==> flow/design.v <==
module cpu(clk,reset,s,load,in,out,N,V,Z,w);
  input clk, reset, s, load;
  input [15:0] in;
  output [15:0] out;
  output N, V, Z, w;
  wire [15:0] instruction_out;
  wire loada,loadb,loads,loadc,write,asel,bsel;
  wire [2:0] status;
  wire [1:0] op, ALUop, shift, vsel;
  wire [2:0] opcode, readnum, writenum, nsel;  
  wire [15:0] sximm5, sximm8; 
  wire [15:0] mdata = 16'b0;
  wire [7:0] PC = 8'b0;
  vDFFE #(16) instruct_reg(clk, load , in, instruction_out);  
  instruct_decoder decoder(   .instruction_out(instruction_out),
			        .nsel(nsel),
				.opcode(opcode),
				.op(op),
				.ALUop(ALUop),
				.sximm5(sximm5),
				.sximm8(sximm8),
				.shift(shift),
				.readnum(readnum),
				.writenum(writenum)
  );
  FSM state_machine(    .clk(clk),
			.reset(reset),
			.s(s),
			.w(w),
			.opcode(opcode),
			.op(op),
			.nsel(nsel),
			.loada(loada),
			.loadb(loadb),
			.loadc(loadc),
			.loads(loads),
			.vsel(vsel),
			.write(write),
			.asel(asel),
			.bsel(bsel)
  );
  datapath DP(          .clk(clk),
			.readnum(readnum),
			.writenum(writenum),
			.write(write),
			.vsel(vsel),
			.loada(loada),
			.loadb(loadb),
			.loadc(loadc),
			.loads(loads),
			.shift(shift),
			.ALUop(ALUop),
			.asel(asel),
			.bsel(bsel),
			.mdata(mdata),
			.status(status),
			.C(out),
			.sximm8(sximm8),
			.sximm5(sximm5),
			.PC(PC)
  );	
  assign N = status[0];
  assign V = status[1]; 
  assign Z = status[2];  
endmodule
module instruct_decoder( instruction_out, 
			 nsel, 
			 opcode,
			 op,
			 ALUop, 
			 sximm5, 
			 sximm8, 
			 shift,
			 readnum,
			 writenum );
  input [15:0] instruction_out;
  input [2:0] nsel;
  output [2:0] opcode;
  output reg [2:0] readnum, writenum;
  output [1:0] shift, ALUop, op;
  output [15:0] sximm5, sximm8;
  wire [2:0] Rn, Rd, Rm;
  wire [4:0] imm5;
  wire [7:0] imm8;
  setval retval(instruction_out,opcode,op,ALUop,imm5,imm8,shift,Rn,Rd,Rm);
  assign sximm5 = imm5[4] ? {11'b11111111111,imm5}:{11'b00000000000,imm5}; 
  assign sximm8 = imm8[7] ? {8'b11111111,imm8}:{8'b00000000,imm8};
  always @(*) 
    case(nsel)
      3'b001: {readnum,writenum} = {Rn,Rn};  
      3'b010: {readnum,writenum} = {Rd,Rd};  
      3'b100: {readnum,writenum} = {Rm,Rm};  
      default: {readnum,writenum} = 6'bx;  
    endcase
endmodule
module setval(instruction_out,opcode,op,ALUop,imm5,imm8,shift,Rn,Rd,Rm);
  input [15:0] instruction_out;
  output reg [2:0] opcode,Rn,Rd,Rm;
  output reg [1:0] op, ALUop, shift;
  output reg [4:0] imm5;
  output reg [7:0] imm8;
  always @(*) begin 
    casex(instruction_out)
	{5'b11010,11'bx}: {opcode,op,ALUop,Rn,imm8,imm5,Rd,shift,Rm} = {instruction_out[15:13],2'b10,2'b0,instruction_out[10:8],instruction_out[7:0],
						5'b0,3'b0,2'b0,3'b0}; 
	{8'b11000000,8'bx}: {opcode,op,ALUop,Rn,imm8,imm5,Rd,shift,Rm} = {instruction_out[15:13],2'b0,2'b0,3'b0,8'b0,5'b0, instruction_out[7:5],
						instruction_out[4:3],instruction_out[2:0]}; 
	{5'b10100,11'bx}: {opcode,op,ALUop,Rn,imm8,imm5,Rd,shift,Rm} = {instruction_out[15:13],2'b0,2'b0,instruction_out[10:8],
						8'b0,5'b0,instruction_out[7:5],instruction_out[4:3],instruction_out[2:0]}; 
	{5'b10101,11'bx}: {opcode,op,ALUop,Rn,imm8,imm5,Rd,shift,Rm} = {instruction_out[15:13],2'b01,2'b01,instruction_out[10:8],
						8'b0,5'b0,3'b0, instruction_out[4:3], instruction_out[2:0]}; 
 	{5'b10110,11'bx}: {opcode,op,ALUop,Rn,imm8,imm5,Rd,shift,Rm} = {instruction_out[15:13],2'b10,2'b10,instruction_out[10:8],
						8'b0,5'b0,instruction_out[7:5],instruction_out[4:3],instruction_out[2:0]}; 
	{5'b10111,11'bx}: {opcode,op,ALUop,Rn,imm8,imm5,Rd,shift,Rm} = {instruction_out[15:13],2'b11,2'b11,3'b0,
						8'b0,5'b0,instruction_out[7:5],instruction_out[4:3],instruction_out[2:0]}; 
	default: {opcode,op,ALUop,Rn,imm8,imm5,Rd,shift,Rm} = {3'bx,2'bx,2'bx,3'bx,8'bx,5'bx,3'bx,2'bx,3'bx};  
    endcase
end
endmodule
module datapath(clk, readnum, vsel, loada, loadb, shift, asel, bsel,
		ALUop, loadc, loads, writenum, write, mdata, 
		status, C, sximm8, PC, sximm5);
  input clk, loada, loadb, loadc, loads, asel, bsel, write;
  input [1:0] vsel;
  input [1:0] shift, ALUop; 
  input [2:0] writenum, readnum;  
  input [15:0] mdata, sximm8, sximm5;
  input [7:0] PC;
  output wire [2:0] status;
  output wire [15:0] C;
  reg [15:0] data_in;
  wire [15:0] muxa, muxb, aout, bout, bout_shift, data_out, ALUout;
  wire [2:0] status_out;
  always @(*)
    case(vsel)
      2'b00: data_in = C;
      2'b01: data_in = {8'b0,PC};
      2'b10: data_in = sximm8;
      2'b11: data_in = mdata;
    endcase
  regfile REGFILE( .clk(clk), 
           		.write(write),
			.writenum(writenum),
			.readnum(readnum),
			.data_in(data_in),
			.data_out(data_out)
  );
  vDFFE #(16) reg_a(clk, loada, data_out, aout);
  vDFFE #(16) reg_b(clk, loadb, data_out, bout); 
  vDFFE #(16) reg_c(clk, loadc, ALUout, C);
  vDFFE #(3) status_block(.clk(clk), .en(loads), .in(status_out), .out(status));
  shifter shift_b(shift, bout, bout_shift);
  assign muxa = asel ? 16'b0:aout;
  assign muxb = bsel ? sximm5:bout_shift;
  alu ALU( .ALUop(ALUop), .Ain(muxa), .Bin(muxb), .out(ALUout), .status(status_out));
endmodule 
module regfile(clk,write,writenum,readnum,data_in,data_out);
  input clk,write;
  input [2:0] writenum, readnum;
  input [15:0] data_in;
  output [15:0] data_out;
  wire [7:0] readout, writeout;
  wire [15:0] R7, R6, R5, R4, R3, R2, R1, R0;
  dec #(3,8) read_num(readnum, readout);
  dec #(3,8) write_num(writenum, writeout);
  vDFFE #(16) write_reg0(clk, (write & writeout[0]), data_in, R0);
  vDFFE #(16) write_reg1(clk, (write & writeout[1]), data_in, R1);
  vDFFE #(16) write_reg2(clk, (write & writeout[2]), data_in, R2);
  vDFFE #(16) write_reg3(clk, (write & writeout[3]), data_in, R3);
  vDFFE #(16) write_reg4(clk, (write & writeout[4]), data_in, R4);
  vDFFE #(16) write_reg5(clk, (write & writeout[5]), data_in, R5);
  vDFFE #(16) write_reg6(clk, (write & writeout[6]), data_in, R6);
  vDFFE #(16) write_reg7(clk, (write & writeout[7]), data_in, R7);
  mux8 #(16) read_mux(R7, R6, R5, R4, R3, R2, R1, R0, readout, data_out);
endmodule
module dec(a,b);
  parameter n = 2;
  parameter m = 4;
  input [n-1:0] a;
  output [m-1:0] b;
  wire[m-1:0] b = 1<<a;
endmodule 
module vDFFE(clk,en,in,out);
  parameter n = 3;
  input clk, en;
  input [n-1:0] in;
  output reg [n-1:0] out;
  wire [n-1:0] nextout;
  assign nextout = en ? in:out;
  always @(posedge clk)
    out <= nextout;
  endmodule 
module mux8(r7, r6, r5, r4, r3, r2, r1, r0, s, b);
  parameter k = 1;
  input [k-1:0] r7, r6, r5, r4, r3, r2, r1, r0;
  input [7:0] s;
  output [k-1:0] b;
  wire [k-1:0] b = ({k{s[0]}} & r0) |
		   ({k{s[1]}} & r1) |    
		   ({k{s[2]}} & r2) |
		   ({k{s[3]}} & r3) | 
		   ({k{s[4]}} & r4) |
		   ({k{s[5]}} & r5) |
		   ({k{s[6]}} & r6) |
		   ({k{s[7]}} & r7) ;
endmodule
module shifter(shift,bin,out);
input [15:0] bin;
input [1:0] shift;
output reg [15:0] out;  
  always @(*) begin
    case(shift) 
      2'b01: out = bin << 1;  
      2'b10: out = bin >> 1;  
      2'b11: out = $signed(bin) >>> 1;  
      default: out = bin;  
    endcase 
  end 
endmodule 
module alu(ALUop,Ain,Bin,out,status);
  input [1:0] ALUop; 
  input [15:0] Ain, Bin;
  output reg [15:0] out;
  output [2:0] status;
  wire ovf;
  wire [15:0] sout;
  Addsub #(16) a(Ain, Bin, 1'b1, sout, ovf);
  assign status[2] = ((out == 16'b0) ? 1'b1:1'b0);  
  assign status[1] = ovf;  
  assign status[0] = out[15];  
  always @(*) begin
    case (ALUop)
      2'b00: out = Ain + Bin;
      2'b01: out = Ain - Bin; 
      2'b10: out = Ain & Bin;
      2'b11: out = ~Bin;
      default: out = 16'bx;
    endcase	
  end
endmodule
module Addsub(a,b,sub,s,ovf);
  parameter n = 8;
  input [n-1:0] a, b;  
  input sub ;  
  output [n-1:0] s;
  output ovf;   
  wire c1, c2;
  assign ovf = c1 ^ c2;  
  Adder1 #(n-1) ai(a[n-2:0],b[n-2:0]^{n-1{sub}},sub,c1,s[n-2:0]);
  Adder1 #(1) as(a[n-1],b[n-1]^sub,c1,c2,s[n-1]);
endmodule 
module Adder1(a,b,cin,cout,s);
  parameter n = 8;
  input [n-1:0] a, b;
  input cin ;
  output [n-1:0] s;
  output cout;
  assign {cout, s} = a + b + cin;
endmodule
module FSM(clk, reset, s, w, opcode, op, nsel,loada,loadb,loadc,vsel,write,loads,asel,bsel);
  input clk, reset, s;
  input [2:0] opcode;
  input [1:0] op;
  output w;
  output reg [2:0] nsel;
  output reg loada,loadb,loadc,loads,write,asel,bsel;
  output reg [1:0] vsel;
  wire [2:0] state;
  reg load_s;
  reg [2:0] next_state;
  assign w = load_s ? 1'b0:1'b1;  
  assign state =  reset ? 3'b000:next_state;
  always @(posedge clk) begin
    casex({reset,w,s,opcode,op,state})
	11'b1xxxxxxxxxx: {load_s, nsel, next_state,loada,loadb,loadc,vsel,write,loads,asel,bsel} 
				<= {1'b0,3'b000,3'b000,1'b0,1'b0,1'b0,2'b00,1'b0,1'b0,1'b0,1'b0};  
	{8'bx10xxxxx,3'b000}: {load_s,nsel,next_state,loada,loadb,loadc,vsel,write,loads,asel,bsel}
				<= {1'b0,3'b000,3'b000,1'b0,1'b0,1'b0,2'b00,1'b0,1'b0,1'b0,1'b0};  
	{8'bx1111010,3'b000}: {load_s, nsel, next_state,loada,loadb,loadc,vsel,write,loads,asel,bsel} 
				<= {1'b1,3'b001,3'b001,1'b0,1'b0,1'b0,2'b10,1'b1,1'b0,1'b0,1'b0};  
	{8'b00x11010,3'b001}: {load_s, nsel, next_state,loada,loadb,loadc,vsel,write,loads,asel,bsel} 
				<= {1'b0,3'b000,3'b000,1'b0,1'b0,1'b0,2'b00,1'b0,1'b0,1'b0,1'b0};  
        {8'b01111000,3'b000}: {load_s, nsel, next_state,loada,loadb,loadc,vsel,write,loads,asel,bsel} 
				<= {1'b1,3'b100,3'b001,1'b0,1'b1,1'b0,2'b10,1'b0,1'b0,1'b0,1'b0};  
	{8'b00x11000,3'b001}: {load_s,nsel,next_state,loada,loadb,loadc,vsel,write,loads,asel,bsel}
				<= {1'b1,3'b000,3'b010,1'b0,1'b0,1'b1,2'b00,1'b0,1'b0,1'b1,1'b0};  
	{8'b00x11000,3'b010}: {load_s,nsel,next_state,loada,loadb,loadc,vsel,write,loads,asel,bsel}
				<= {1'b1,3'b010,3'b011,1'b0,1'b0,1'b0,2'b00,1'b1,1'b0,1'b0,1'b0};  
	{8'b00x11000,3'b011}: {load_s,nsel,next_state,loada,loadb,loadc,vsel,write,loads,asel,bsel}
				<= {1'b0,3'b000,3'b000,1'b0,1'b0,1'b0,2'b00,1'b0,1'b0,1'b0,1'b0};  
	{8'b01110100,3'b000}: {load_s,nsel,next_state,loada,loadb,loadc,vsel,write,loads,asel,bsel}
				<= {1'b1,3'b001,3'b001,1'b1,1'b0,1'b0,2'b10,1'b0,1'b0,1'b0,1'b0};  
	{8'b00x10100,3'b001}: {load_s,nsel,next_state,loada,loadb,loadc,vsel,write,loads,asel,bsel}
				<= {1'b1,3'b100,3'b010,1'b0,1'b1,1'b0,2'b10,1'b0,1'b0,1'b0,1'b0};  
	{8'b00x10100,3'b010}: {load_s,nsel,next_state,loada,loadb,loadc,vsel,write,loads,asel,bsel}
				<= {1'b1,3'b000,3'b011,1'b0,1'b0,1'b1,2'b00,1'b0,1'b0,1'b0,1'b0};  
	{8'b00x10100,3'b011}: {load_s,nsel,next_state,loada,loadb,loadc,vsel,write,loads,asel,bsel}
				<= {1'b1,3'b010,3'b100,1'b0,1'b0,1'b0,2'b00,1'b1,1'b0,1'b0,1'b0};  
	{8'b00x10100,3'b100}: {load_s,nsel,next_state,loada,loadb,loadc,vsel,write,loads,asel,bsel}
				<= {1'b0,3'b000,3'b000,1'b0,1'b0,1'b0,2'b00,1'b0,1'b0,1'b0,1'b0};  
	{8'b01110101,3'b000}: {load_s,nsel,next_state,loada,loadb,loadc,vsel,write,loads,asel,bsel}
				<= {1'b1,3'b001,3'b001,1'b1,1'b0,1'b0,2'b10,1'b0,1'b0,1'b0,1'b0};  
	{8'b00x10101,3'b001}: {load_s,nsel,next_state,loada,loadb,loadc,vsel,write,loads,asel,bsel}
				<= {1'b1,3'b100,3'b010,1'b0,1'b1,1'b0,2'b10,1'b0,1'b0,1'b0,1'b0};  
	{8'b00x10101,3'b010}: {load_s,nsel,next_state,loada,loadb,loadc,vsel,write,loads,asel,bsel}
				<= {1'b1,3'b000,3'b011,1'b0,1'b0,1'b0,2'b00,1'b0,1'b1,1'b0,1'b0};  
   	{8'b00x10101,3'b011}: {load_s,nsel,next_state,loada,loadb,loadc,vsel,write,loads,asel,bsel}
				<= {1'b0,3'b000,3'b000,1'b0,1'b0,1'b0,2'b00,1'b0,1'b0,1'b0,1'b0};  
	{8'b01110110,3'b000}: {load_s,nsel,next_state,loada,loadb,loadc,vsel,write,loads,asel,bsel}
				<= {1'b1,3'b001,3'b001,1'b1,1'b0,1'b0,2'b10,1'b0,1'b0,1'b0,1'b0};  
	{8'b00x10110,3'b001}: {load_s,nsel,next_state,loada,loadb,loadc,vsel,write,loads,asel,bsel}
				<= {1'b1,3'b100,3'b010,1'b0,1'b1,1'b0,2'b10,1'b0,1'b0,1'b0,1'b0};  
	{8'b00x10110,3'b010}: {load_s,nsel,next_state,loada,loadb,loadc,vsel,write,loads,asel,bsel}
				<= {1'b1,3'b000,3'b011,1'b0,1'b0,1'b1,2'b00,1'b0,1'b0,1'b0,1'b0};  
	{8'b00x10110,3'b011}: {load_s,nsel,next_state,loada,loadb,loadc,vsel,write,loads,asel,bsel}
				<= {1'b1,3'b010,3'b100,1'b0,1'b0,1'b0,2'b00,1'b1,1'b0,1'b0,1'b0};  
	{8'b00x10110,3'b100}: {load_s,nsel,next_state,loada,loadb,loadc,vsel,write,loads,asel,bsel}
				<= {1'b0,3'b000,3'b000,1'b0,1'b0,1'b0,2'b00,1'b0,1'b0,1'b0,1'b0};  
	{8'b01110111,3'b000}: {load_s,nsel,next_state,loada,loadb,loadc,vsel,write,loads,asel,bsel}
				<= {1'b1,3'b100,3'b001,1'b0,1'b1,1'b0,2'b10,1'b0,1'b0,1'b1,1'b0};  
	{8'b00x10111,3'b001}: {load_s,nsel,next_state,loada,loadb,loadc,vsel,write,loads,asel,bsel}
				<= {1'b1,3'b000,3'b010,1'b0,1'b0,1'b1,2'b00,1'b0,1'b0,1'b1,1'b0};  
	{8'b00x10111,3'b010}: {load_s,nsel,next_state,loada,loadb,loadc,vsel,write,loads,asel,bsel}
				<= {1'b1,3'b010,3'b011,1'b0,1'b0,1'b0,2'b00,1'b1,1'b0,1'b0,1'b0};  
	{8'b00x10111,3'b011}: {load_s,nsel,next_state,loada,loadb,loadc,vsel,write,loads,asel,bsel}
				<= {1'b0,3'b000,3'b000,1'b0,1'b0,1'b0,2'b00,1'b0,1'b0,1'b0,1'b0};  
	default: {load_s,nsel,next_state,loada,loadb,loadc,vsel,write,loads,asel,bsel}
				<= {1'b0,3'b000,3'b000,1'b0,1'b0,1'b0,2'b00,1'b0,1'b0,1'b0,1'b0};  
   endcase
  end
endmodule 
; Tool chain data of cpu
; The steps from the RTL of cpu to its reports follow in flow order.
; Lines are those of the file above, counted from 1.
; Library cell names are shortened.
; The mark -- stands for no value.
[setup]
design = cpu
clock_port = clk
cell_library = sky130hd
corner = tt_025C_1v80

; After elaboration
; Source: Yosys, flattened and elaborated, memories not mapped. Widths are those after wreduce. Registers that Yosys merges into a memory's read port (data or address) are not register bits. Print and check cells do not count. Equal cells are merged and count once.
[word_totals]
latch_bits = 0
word_cells = 119
reg_bits = 211
output_inout_bits = 20
ram_bits = 0
n_memories = 0
mem_bits_ro = 0
clocked_rd_ports_x_width = 0
[op_classes]
reduce_logical = 10
bitwise = 28
equal = 36
n_shift = 2
n_mux = 13
n_mul = 0
addsub = 6
cmp = 0
n_div = 0
[ops]
columns = operator, count
row1 = 31-bit case mux with 6-bit select, 1
row2 = 16-bit case mux with 10-bit select, 1
row3 = 16-bit bitwise AND, 9
row4 = 10-bit by 8-bit == test with 1-bit output (second input constant), 12
row5 = 16-bit OR, 7
row6 = 16-bit case mux with 3-bit select, 2
row7 = 16-bit case mux with 4-bit select, 1
row8 = 16-bit 2-to-1 mux, 4
row9 = 11-bit by 10-bit == test with 1-bit output (second input constant), 5
row10 = 5-bit == test (second input constant), 5
row11 = 6-bit case mux with 3-bit select, 1
row12 = 15-bit by 15-bit adder with 16-bit output, 1
row13 = 16-bit by 1-bit adder with 16-bit output (second input constant), 1
row14 = 16-bit adder, 1
row15 = 16-bit subtractor, 1
row16 = 16-bit NOT, 1
row17 = 16-bit logical NOT, 1
row18 = 2-bit by 3-bit << shifter with 8-bit output (first input constant), 2
row19 = 15-bit NOT, 1
row20 = 2-bit == test (second input constant), 6
row21 = 10-bit == test (second input constant), 1
row22 = 2-bit OR reduction, 5
row23 = 1-bit bitwise AND, 8
row24 = 8-bit == test (second input constant), 1
row25 = 2-bit by 1-bit == test with 1-bit output (second input constant), 3
row26 = 3-bit OR reduction, 2
row27 = 2-bit logical NOT, 2
row28 = 3-bit by 1-bit == test with 1-bit output (second input constant), 1
; Not listed: further kinds 8, cells in them 9.

; Longest topological paths
; Longest topological path by Yosys (ltp), each cell counted once; first at word level (registers and memories cut), then after technology mapping (sequential cells cut; the memories' decode and read muxes count).
[depth]
ltp_word = 12
abc_area = 0
depth_mapped = 22

; Synthesis result
; Source: synth_stat.txt of the flow (Yosys; design flattened, memories mapped). It holds for the ABC_AREA given above (unset counts as 0); a run with the other value may have another netlist.
[synth_totals]
yosys_area_um2 = 10242.3
mapped_cells = 876
ffs = 208
n_buf = 40
[types]
columns = type, count, area_total_um2
row1 = edfxtp_1, 195, 5.86E+03
row2 = ha_1, 46, 575.552
row3 = nand2_1, 113, 424.157
row4 = o21ai_0, 63, 315.302
row5 = a21oi_1, 55, 275.264
row6 = dfxtp_1, 13, 260.25
row7 = xnor2_1, 23, 201.443
row8 = nand3_1, 38, 190.182
row9 = nor2_1, 50, 187.68
row10 = a221oi_1, 18, 157.651
row11 = inv_1, 40, 150.144
row12 = nor2b_1, 21, 131.376
row13 = mux2i_1, 10, 100.096
row14 = clkbuf_1, 25, 93.84
row15 = a22oi_1, 10, 75.072
row16 = a31oi_1, 10, 62.56
row17 = buf_6, 5, 56.304
row18 = nand2b_1, 8, 50.048
; Not listed: further types 56, cells in them 133.
; By module: a second synthesis without flattening, with its own total; a netlist apart from the flattened one above.
[unflattened]
cells_unflattened = 951
hier_area_um2 = 11737.5
; Each row is one instance without its submodules.
[by_module]
columns = module, mod_area_um2, n_cells, mod_seq_area_um2, n_inst
row1 = vDFFE #(n=16), 480.5, 16, 480.5, 12
row2 = alu, 1621.6, 240, 0.0, 1
row3 = mux8 #(k=16), 779.5, 96, 0.0, 1
row4 = Adder1 #(n=15), 735.7, 101, 0.0, 1
row5 = datapath, 700.7, 65, 0.0, 1
row6 = FSM, 689.4, 78, 260.2, 1
row7 = shifter, 355.3, 51, 0.0, 1
row8 = setval, 331.6, 41, 0.0, 1
row9 = instruct_decoder, 284.0, 39, 0.0, 1
row10 = Addsub #(n=16), 180.2, 19, 0.0, 1
row11 = dec, 65.1, 8, 0.0, 2
row12 = vDFFE #(n=3), 90.1, 3, 90.1, 1
row13 = regfile, 50.0, 8, 0.0, 1
row14 = Adder1 #(n=1), 20.0, 1, 0.0, 1
row15 = cpu, 3.8, 1, 0.0, 1

; Worst setup path after synthesis
; Path of least setup slack by OpenSTA after synthesis, without wires, with an ideal clock, recovery checks aside; 20% of the period is set as input and as output delay. Where synthesis merged equal registers, the netlist keeps one of their names.
[synth_timing]
path_type = reg-to-reg
start = register instruct_reg.out[13]
end = register DP.status_block.out[2]
delay_ns = 4.256
path_slack_ns = 2.744
arrival_ns = 4.066
setup_ns = 0.190
n_path_buf = 3
clock_period_ns = 7.0
stages = 22
period_less_setup_slack_ns = 4.256
; "delay_ns" is the arrival time less input delay plus setup time.
; "stages": output pins that drive a net of the path, with the launching flip-flop's if there is one; two outputs of one cell count as two.
; "period_less_setup_slack_ns" = period - worst setup slack (recovery checks aside). The figure is calculated, with input and output delays left at 20% of the set period.
; Between the ends stands the longest chain of elaborated cells between them, by number of cells; it is not shown to be the way that was timed. Of several equally long chains one is given.
; Each line given opens the expression or statement behind the cell; cells for indexed reads and writes are added by Yosys, which also makes memories of some case tables.
[synth_between]
cell_sequence = edfxtp_1 > and3b_1 > a31oi_1 > buf_6 > buf_6 > buf_6 > o21ai_0 > and2_1 > ha_1 > nor2_1 > xnor2_1 > ha_1 > nor2b_1 > o31a_1 > o21ba_2 > o21ai_1 > a21oi_1 > a21oi_1 > xor2_1 > o21ai_0 > or2_2 > a2111oi_2
elab_chain_cells = 9
cells_between = 24
classes_between = add/sub: 2; eq/ne: 12; mux: 6; logic: 2; reduce/logical: 2
[synth_lines]
columns = item, line_no
row1 = from (decl), 187  ; output reg [n-1:0] out;
row2 = from (assign), 191  ; out <= nextout;
row3 = 5-bit == test, 103  ; casex(instruction_out)
row4 = 31-bit case mux with 6-bit select, 103
row5 = 2-bit == test, 212  ; case(shift)
row6 = 16-bit case mux with 3-bit select, 212
row7 = 16-bit 2-to-1 mux, 154  ; assign muxb = bsel ? sximm5:bout_shift;
row8 = 16-bit subtractor, 234  ; 2'b01: out = Ain - Bin;
row9 = 16-bit case mux with 4-bit select, 232  ; case (ALUop)
row10 = 16-bit logical NOT, 228  ; assign status[2] = ((out == 16'b0) ? 1'b1:1'b0);
row11 = 1-bit 2-to-1 mux, 228
row12 = to (assign), 191
row13 = to (decl), 187

; Timing after layout
; Path of least setup slack in the final report of run 1 (OpenROAD, finished layout, wires in). Where an end is a register, its clock arrival counts in the times.
[layout_timing]
path_type = reg-to-reg
start = register instruct_reg.out[8]
end = register DP.status_block.out[2]
setup_ns = 0.19
path_slack_ns = 0.53
n_path_buf = 1
stages = 21
arrival_ns = 5.20
clock_period_ns = 5.41
; Between the ends stands the longest chain of elaborated cells between them, by number of cells; it is not shown to be the way that was timed. Of several equally long chains one is given.
[layout_between]
cell_sequence = edfxtp_1 > nor3_2 > a31o_2 > buf_4 > nand3_1 > and3_2 > inv_1 > nor4_4 > and3_4 > a31o_2 > xnor2_1 > ha_1 > o2111ai_1 > o21ba_2 > o21ai_1 > a21oi_1 > a21oi_1 > xor2_1 > o21ai_0 > or2_2 > a2111oi_2
elab_chain_cells = 9
cells_between = 19
classes_between = add/sub: 2; eq/ne: 7; mux: 6; logic: 2; reduce/logical: 2
[layout_lines]
columns = item, line_no
row1 = from (decl), 187  ; output reg [n-1:0] out;
row2 = from (assign), 191  ; out <= nextout;
row3 = 8-bit == test, 103  ; casex(instruction_out)
row4 = 31-bit case mux with 6-bit select, 103
row5 = 2-bit == test, 212  ; case(shift)
row6 = 16-bit case mux with 3-bit select, 212
row7 = 16-bit 2-to-1 mux, 154  ; assign muxb = bsel ? sximm5:bout_shift;
row8 = 16-bit subtractor, 234  ; 2'b01: out = Ain - Bin;
row9 = 16-bit case mux with 4-bit select, 232  ; case (ALUop)
row10 = 16-bit logical NOT, 228  ; assign status[2] = ((out == 16'b0) ? 1'b1:1'b0);
row11 = 1-bit 2-to-1 mux, 228
row12 = to (assign), 191
row13 = to (decl), 187

; Measured results for cpu: 5 stored runs of the Yosys and OpenROAD flow on sky130hd. The settings differ; the order carries no meaning. The constraints put input and output delay at 20% of the set period each and load the outputs with 0.01 pF.
; "achieved_period_ns" is the run's clock period less its worst setup slack. It is reckoned from that one timing run; input and output delays stay at 20% of the period that was set.
; "worst_path_ns" = time allowed to the worst setup path (clock period - input delay - output delay, where it has them) - its slack; a late launch clock adds to it, a late capture clock takes from it.
; "fin_power_w" is the tool's figure for a default switching activity; nothing was simulated.

[run 1: settings]
CORE_UTILIZATION = 40
period_ns = 5.41
CAP_MARGIN = 20
CORE_MARGIN = 2
SLEW_MARGIN = 20
[run 1: results]
synth_chip_area_um2 = 10242.3
final_die_area_um2 = 26902.6
finalCellArea_um2 = 11873.9
setup_worst_slack_ns = 0.534
timing.setup.tns_ns = 0.000
fin_hold_ws_ns = 0.519
fin_power_w = 0.003759
achieved_period_ns = 4.876
worst_path_ns = 4.88
timing.worst_path_kind = reg-to-reg

[run 2: settings]
CORE_UTILIZATION = 40
SETUP_SLACK_MARGIN = -0.09
period_ns = 5.41
CAP_MARGIN = 20
CORE_MARGIN = 2
SLEW_MARGIN = 20
[run 2: results]
synth_chip_area_um2 = 10242.3
final_die_area_um2 = 26902.6
finalCellArea_um2 = 11873.9
setup_worst_slack_ns = 0.534
timing.setup.tns_ns = 0.000
fin_hold_ws_ns = 0.519
fin_power_w = 0.003759
achieved_period_ns = 4.876
worst_path_ns = 4.88
timing.worst_path_kind = reg-to-reg

[run 3: settings]
ABC_AREA = 0
CAP_MARGIN = 10
CELL_PAD_IN_SITES_DETAIL_PLACEMENT = 1
CORE_ASPECT_RATIO = 0.6
CORE_UTILIZATION = 61
CTS_CLUSTER_DIAMETER = 249
CTS_CLUSTER_SIZE = 48
GPL_ROUTABILITY_DRIVEN = 0
MAX_ROUTING_LAYER = met4
MIN_ROUTING_LAYER = met1
SETUP_SLACK_MARGIN = 1.38
SLEW_MARGIN = 35
TNS_END_PERCENT = 70
period_ns = 7.0
CORE_MARGIN = 2
[run 3: results]
synth_chip_area_um2 = 10242.3
final_die_area_um2 = 17877.0
finalCellArea_um2 = 11303.3
setup_worst_slack_ns = 1.559
timing.setup.tns_ns = 0.000
fin_hold_ws_ns = 0.536
fin_power_w = 0.002384
achieved_period_ns = 5.441
worst_path_ns = 5.44
timing.worst_path_kind = reg-to-reg

[run 4: settings]
ABC_AREA = 0
CAP_MARGIN = 30
CELL_PAD_IN_SITES_DETAIL_PLACEMENT = 0
CELL_PAD_IN_SITES_GLOBAL_PLACEMENT = 3
CORE_ASPECT_RATIO = 0.85
CORE_MARGIN = 8
CORE_UTILIZATION = 46
CTS_CLUSTER_DIAMETER = 363
CTS_CLUSTER_SIZE = 100
GPL_TIMING_DRIVEN = 0
HOLD_SLACK_MARGIN = 0.13
MIN_ROUTING_LAYER = met2
PLACE_DENSITY_LB_ADDON = 0.29
period_ns = 9.7
SLEW_MARGIN = 20
[run 4: results]
synth_chip_area_um2 = 10242.3
final_die_area_um2 = 27312.4
finalCellArea_um2 = 11360.9
setup_worst_slack_ns = 3.778
timing.setup.tns_ns = 0.000
fin_hold_ws_ns = 0.519
fin_power_w = 0.001646
achieved_period_ns = 5.922
worst_path_ns = 5.92
timing.worst_path_kind = reg-to-reg

[run 5: settings]
CELL_PAD_IN_SITES_DETAIL_PLACEMENT = 1
CORE_ASPECT_RATIO = 0.6
CORE_UTILIZATION = 64
CTS_CLUSTER_DIAMETER = 249
GPL_ROUTABILITY_DRIVEN = 0
HOLD_SLACK_MARGIN = 0.24
MIN_ROUTING_LAYER = met2
SLEW_MARGIN = 35
TNS_END_PERCENT = 70
period_ns = 7.0
CAP_MARGIN = 20
CORE_MARGIN = 2
[run 5: results]
outcome = did not finish, routing stopped with GRT-0232
